==> flow/design.v <==
`timescale 1ns/1ns
module ALU (
    input  logic clk,
    input  logic rst_n,
    input  logic [5:0] alu_op,
    input  logic word,
    input  logic [15:0] a,
    input  logic [15:0] b,
    input  logic cf_in,
    input  logic [4:0] shift_cnt,
    output logic [15:0] result
);
    logic [15:0] a_in, b_in;
    parameter ADD = 6'b000000;
    parameter SUB = 6'b000001;
    parameter CMP = 6'b000010;
    parameter INC = 6'b000011;
    parameter DEC = 6'b000100;
    parameter NEG = 6'b000101;
    parameter AND = 6'b000110;
    parameter OR = 6'b000111;
    parameter XOR = 6'b001000;
    parameter NOT = 6'b001001;
    parameter TEST = 6'b001010;
    parameter SHL = 6'b001011;
    parameter SHR = 6'b001100;
    parameter SAR = 6'b001101;
    parameter ROL = 6'b001110;
    parameter ROR = 6'b001111;
    parameter RCL = 6'b010000;
    parameter RCR = 6'b010001;
    parameter MUL = 6'b010010;
    parameter IMUL = 6'b010011;
    parameter DIV = 6'b010100;
    parameter IDIV = 6'b010101;
    always @(posedge clk or negedge rst_n) begin
        if (!rst_n) begin
            a_in <= 0;
            b_in <= 0;
        end else begin
            case(alu_op)
                ADD: begin
                    result <= a + b;
                end
                SUB: begin
                    result <= a - b;
                end
                CMP: begin
                    result <= a - b;
                end
                INC: begin
                    result <= a + 1;
                end
                DEC: begin
                    result <= a - 1;
                end
                NEG: begin
                    result <= 0 - a;
                end
                AND: begin
                    result <= a & b;
                end
                OR: begin
                    result <= a | b;
                end
                XOR: begin
                    result <= a ^ b;
                end
                NOT: begin
                    result <= ~a;
                end
                TEST: begin
                    result <= a & b;
                end
                SHL: begin
                    result <= a << shift_cnt;
                end
                SHR: begin
                    result <= a >> shift_cnt;
                end
                SAR: begin
                    result <= a >>> shift_cnt;
                end
                ROL: begin
                    result <= {a[15:0], a[15:0]};
                end
                ROR: begin
                    result <= {a[0], a[15:1]};
                end
                RCL: begin
                    result <= {a[15:0], cf_in};
                end
                RCR: begin
                    result <= {cf_in, a[15:0]};
                end
                MUL: begin
                    result <= a * b;    
                end
                IMUL: begin
                    result <= a * b;    
                end
                DIV: begin
                    result <= (b == 16'd0) ? 16'hFFFF : a / b;
                end
                IDIV: begin
                    result <= (b == 16'd0) ? 16'hFFFF : a / b;
                end
            endcase
        end
    end
endmodule
# [Reports on ALU]
# The steps from the RTL of ALU to its reports follow in flow order.
# Line numbers count from 1 in the design file above.
# Operators carry their Yosys type and port widths (W data, S select, Z words).
# Cell names lack the library's common part.
# The mark n/a stands for no value.
[setup] top_module="ALU" clk_port="clk" library="sky130hd" pvt_corner="tt_025C_1v80"

# [Word level]
# Yosys after proc, flatten, opt, wreduce and memory -nomap, before mapping. Memory bits, and registers merged into a memory's read port (data or address), are not among the register bits. Print and check cells are not counted. Equal cells are merged and count once.
[bits] output_inout_bits=16 elab_cells=47 register_bits=16 inputBits=47
[classes] mul=1 reduce_and_logical=9 shift=3 equal=21 addsub=5 mux=2 div=1 n_logic=4
[ops] operator="$pmux W16 S17" count=1
[ops] operator="$div A16 B16 Y16" count=1
[ops] operator="$mul A16 B16 Y16" count=1
[ops] operator="$eq A6 B4 Y1 const B" count=8
[ops] operator="$eq A6 B5 Y1 const B" count=6
[ops] operator="$eq A6 B3 Y1 const B" count=4
[ops] operator="$reduce_bool A18 Y1" count=1
[ops] operator="$sub A1 B16 Y16 const A" count=1
[ops] operator="$add A16 B1 Y16 const B" count=1
[ops] operator="$sub A16 B1 Y16 const B" count=1
[ops] operator="$add A16 B16 Y16" count=1
[ops] operator="$sub A16 B16 Y16" count=1
[ops] operator="$and A16 B16 Y16" count=1
[ops] operator="$or A16 B16 Y16" count=1
[ops] operator="$xor A16 B16 Y16" count=1
[ops] operator="$shl A16 B5 Y16" count=1
[ops] operator="$shr A16 B5 Y16" count=1
[ops] operator="$sshr A16 B5 Y16" count=1
[ops] operator="$not A16 Y16" count=1
[ops] operator="$logic_not A16 Y1" count=1
[ops] operator="$mux W16" count=1
[ops] operator="$eq A6 B2 Y1 const B" count=2
[ops] operator="$reduce_or A2 Y1" count=5
[ops] operator="$eq A6 B1 Y1 const B" count=1
[ops] operator="$logic_not A6 Y1" count=1
[ops] operator="$reduce_and A2 Y1" count=1

# [Logic depth]
# Longest topological path by Yosys (ltp), each cell counted once; first at word level (registers and memories cut), then after technology mapping (sequential cells cut; the memories' decode and read muxes count).
[depth] word_depth=4 ABC_AREA=0 ltp_mapped=128 ltp_nobuf=116

# [Netlist]
# The flow's flattened synthesis, as Yosys stat reports it; memories are mapped. The netlist is that of the ABC_AREA named above (0 if unset); the other value can give another one.
# The area totals of this step are shown rounded.
[by_type] type="ha_1" count=238 area_total_um2=2.98E+03
[by_type] type="fa_1" count=81 area_total_um2=1.62E+03
[by_type] type="nand2_1" count=222 area_total_um2=833.299
[by_type] type="nor2_1" count=207 area_total_um2=776.995
[by_type] type="xnor2_1" count=76 area_total_um2=665.638
[by_type] type="a21oi_1" count=131 area_total_um2=655.629
[by_type] type="inv_1" count=173 area_total_um2=649.373
[by_type] type="o21ai_0" count=106 area_total_um2=530.509
[by_type] type="edfxtp_1" count=16 area_total_um2=480.461
[by_type] type="xor2_1" count=46 area_total_um2=402.886
[by_type] type="clkbuf_1" count=89 area_total_um2=334.07
[by_type] type="o211ai_1" count=44 area_total_um2=330.317
[by_type] type="mux2_2" count=28 area_total_um2=315.302
[by_type] type="a21o_1" count=40 area_total_um2=300.288
[by_type] type="mux2i_1" count=30 area_total_um2=300.288
[by_type] type="o21a_1" count=38 area_total_um2=285.274
[by_type] type="nor3_1" count=56 area_total_um2=280.269
[by_type] type="nand3_1" count=55 area_total_um2=275.264
# Other cell types: 77; their cells: 482.
[mapped] seqArea_um2=480 n_buf=116 yosys_area_um2=16000 stdcells=2158 ffs=16

# [Worst setup path after synthesis]
# OpenSTA on the mapped netlist: ideal clock, no wires. The path of least setup slack (recovery checks aside). Input and output delay are each 20% of the period. Register names are those of the netlist, which keeps one name where synthesis merged equal registers.
[synth_path] path_type="input-to-reg" start="input b[0]" end="register result[0]" launch_ns=20.000 path_delay_ns=26.195 path_buffers=9 setup_slack_ns=53.805 arrival_time_ns=45.923 stages=115 input_delay_ns=20.000 t_required_ns=99.728 setup_time_ns=0.272 clock_period_ns=100.0 period_less_setup_slack_ns=46.195
# "path_delay_ns" = arrival - input delay + setup time.
# "stages": output pins that drive a net of the path, with the launching flip-flop's if there is one; two outputs of one cell count as two.
# "period_less_setup_slack_ns" = period - worst setup slack (recovery checks aside). The figure is calculated, with input and output delays left at 20% of the set period.
# Between the ends stands the longest chain of elaborated cells between them, by number of cells; it is not shown to be the way that was timed. Of several equally long chains one is given.
# A line is the first line of the expression or statement that the cell stems from. Yosys adds cells for indexed reads and writes and turns some case tables into memories.
# At most two assigning lines are given for a register; there are more.
[synth_between] cell_sequence="clkbuf_1 clkinv_1 ha_1 or2_2 a31oi_1 nor2_1 ha_1 o21a_1 o2111a_1 or4b_2 o31ai_1 ha_1 a21oi_1 nand2_1 a21o_1 and2_1 ha_1 o21ai_0 (+79 left out) ha_1 o211ai_1 a211oi_1 o31a_1 a221o_1 nand2_1 a311oi_1 clkbuf_1 mux2_2 ha_1 o21a_1 o21a_1 o21a_1 o21a_1 o211ai_1 a211oi_1 o21ai_0 a22oi_1" elab_chain_cells=3 cells_between=10 cone_classes="2 x add/sub; 1 x mul; 1 x div; 2 x mux; 3 x logic; 1 x reduce/logical"
[synth_rtl] element="from (decl)" line=8 source="input  logic [15:0] b,"
[synth_rtl] element="$div A16 B16 Y16" line=106 source="result <= (b == 16'd0) ? 16'hFFFF : a / b;"
[synth_rtl] element="$mux W16" line=106
[synth_rtl] element="$pmux W16 S17" line=41 source="case(alu_op)"
[synth_rtl] element="to (assign)" line=43 source="result <= a + b;"
[synth_rtl] element="to (assign)" line=46 source="result <= a - b;"
[synth_rtl] element="to (decl)" line=11 source="output logic [15:0] result"

# [Worst path after layout]
# From the final timing report of stored run 1: the path of least setup slack in the routed layout; clock arrival at registers is part of the times.
[layout_path] path_type="input-to-reg" start="input b[14]" end="register result[0]" setup_slack_ns=7.33 arrival_time_ns=41.99 clock_period_ns=49.4 stages=114 path_buffers=7 setup_time_ns=0.33 input_delay_ns=9.88 launch_ns=9.88 t_required_ns=49.31
# Between the ends stands the longest chain of elaborated cells between them, by number of cells; it is not shown to be the way that was timed. Of several equally long chains one is given.
# At most two assigning lines are given for a register; there are more.
[layout_between] cell_sequence="clkdlybuf4s50_1 nor4_2 and4_1 and3_1 nor2_1 ha_1 o21a_1 o2111a_1 or4b_2 o31ai_1 ha_1 a21oi_1 nand2_1 nand2_1 o311ai_0 a21boi_0 ha_1 o21ai_0 (+78 left out) ha_1 o211ai_1 a211oi_1 o31a_1 a221o_1 nand2_1 a311oi_4 buf_4 inv_1 and3_1 a221o_1 ha_1 a21o_1 a21o_1 a211oi_1 o21ai_0 o21ai_0 a22oi_1" elab_chain_cells=3 cells_between=4 cone_classes="1 x div; 2 x mux; 1 x reduce/logical"
[layout_rtl] element="from (decl)" line=8 source="input  logic [15:0] b,"
[layout_rtl] element="$div A16 B16 Y16" line=106 source="result <= (b == 16'd0) ? 16'hFFFF : a / b;"
[layout_rtl] element="$mux W16" line=106
[layout_rtl] element="$pmux W16 S17" line=41 source="case(alu_op)"
[layout_rtl] element="to (assign)" line=43 source="result <= a + b;"
[layout_rtl] element="to (assign)" line=46 source="result <= a - b;"
[layout_rtl] element="to (decl)" line=11 source="output logic [15:0] result"

--- measured runs ---
ALU through Yosys and OpenROAD on sky130hd: 2 stored runs, unordered, with their settings and measured results. The constraints put input and output delay at 20% of the set period each and load the outputs with 0.01 pF.
"achieved_period_ns": clock period set for the run, less the worst setup slack. It is reckoned from that one timing run; input and output delays stay at 20% of the period that was set.
"timing.worst_path_ns": the worst setup path's part of the clock period (all of it between registers, 20% less for each end at a port) less its slack. A launch clock that arrives late makes it longer, a capture clock that arrives late makes it shorter.
"design_power_mw": no workload was simulated; the value follows from the tool's default switching activity.
The measured numbers are rounded.

[flow] stored run 1: files
==> flow/run.sh <==
#!/bin/bash
# the make line also repeats the synthesis and layout settings of config.mk as NAME=value (left out here)
make -C /OpenROAD-flow-scripts/flow DESIGN_CONFIG=/design/flow/config.mk WORK_HOME=/design/flow/orfs CLKGATE_MAP_FILE= finish
==> flow/config.mk <==
export PLATFORM = sky130hd
export DESIGN_NAME = ALU
export DESIGN_NICKNAME = ALU
export VERILOG_FILES = /design/flow/design.v
export SDC_FILE = /design/flow/constraint.sdc
export NUM_CORES = 4
export LEC_CHECK = 0
export CAP_MARGIN = 40
export CELL_PAD_IN_SITES_DETAIL_PLACEMENT = 0
export CORE_ASPECT_RATIO = 1.78
export CORE_MARGIN = 2
export CORE_UTILIZATION = 34
export GPL_ROUTABILITY_DRIVEN = 0
export PLACE_DENSITY_LB_ADDON = 0.1
export SETUP_SLACK_MARGIN = -2.0
export SLEW_MARGIN = 20
export TNS_END_PERCENT = 45
==> flow/constraint.sdc <==
create_clock -name core_clock -period 49.4 [get_ports {clk}]
set_input_delay 9.8800 -clock core_clock [delete_from_list [all_inputs] [get_ports {clk}]]
set_output_delay 9.8800 -clock core_clock [all_outputs]
set_load 0.01 [all_outputs]

[flow] stored run 1: metrics
[metrics] synthesis_area_um2 = 16000
[metrics] design_die_area_um2 = 48000
[metrics] layout_stdcell_area_um2 = 17000
[metrics] final_util_pct = 38
[metrics] timing.setup.ws_ns = 7.3
[metrics] fin_tns_ns = 0.000
[metrics] holdWs_ns = 11
[metrics] design_power_mw = 0.47
[metrics] achieved_period_ns = 42.073
[metrics] timing.worst_path_ns = 32.19
[metrics] timing.worst_path_kind = input-to-reg

[flow] stored run 2: files
==> flow/run.sh <==
#!/bin/bash
# the make line also repeats the synthesis and layout settings of config.mk as NAME=value (left out here)
make -C /OpenROAD-flow-scripts/flow DESIGN_CONFIG=/design/flow/config.mk WORK_HOME=/design/flow/orfs CLKGATE_MAP_FILE= finish
==> flow/config.mk <==
export PLATFORM = sky130hd
export DESIGN_NAME = ALU
export DESIGN_NICKNAME = ALU
export VERILOG_FILES = /design/flow/design.v
export SDC_FILE = /design/flow/constraint.sdc
export NUM_CORES = 4
export LEC_CHECK = 0
export CAP_MARGIN = 15
export CELL_PAD_IN_SITES_DETAIL_PLACEMENT = 2
export CELL_PAD_IN_SITES_GLOBAL_PLACEMENT = 0
export CORE_ASPECT_RATIO = 1.29
export CORE_MARGIN = 6
export CORE_UTILIZATION = 50
export CTS_CLUSTER_DIAMETER = 398
export GPL_ROUTABILITY_DRIVEN = 0
export GPL_TIMING_DRIVEN = 0
export HOLD_SLACK_MARGIN = -0.06
export MAX_ROUTING_LAYER = met4
export MIN_ROUTING_LAYER = met2
export PLACE_DENSITY = 0.63
export SLEW_MARGIN = 20
==> flow/constraint.sdc <==
create_clock -name core_clock -period 47.0 [get_ports {clk}]
set_input_delay 9.4000 -clock core_clock [delete_from_list [all_inputs] [get_ports {clk}]]
set_output_delay 9.4000 -clock core_clock [all_outputs]
set_load 0.01 [all_outputs]

[flow] stored run 2: unfinished; error DPL-0033 in placement
--- end ---
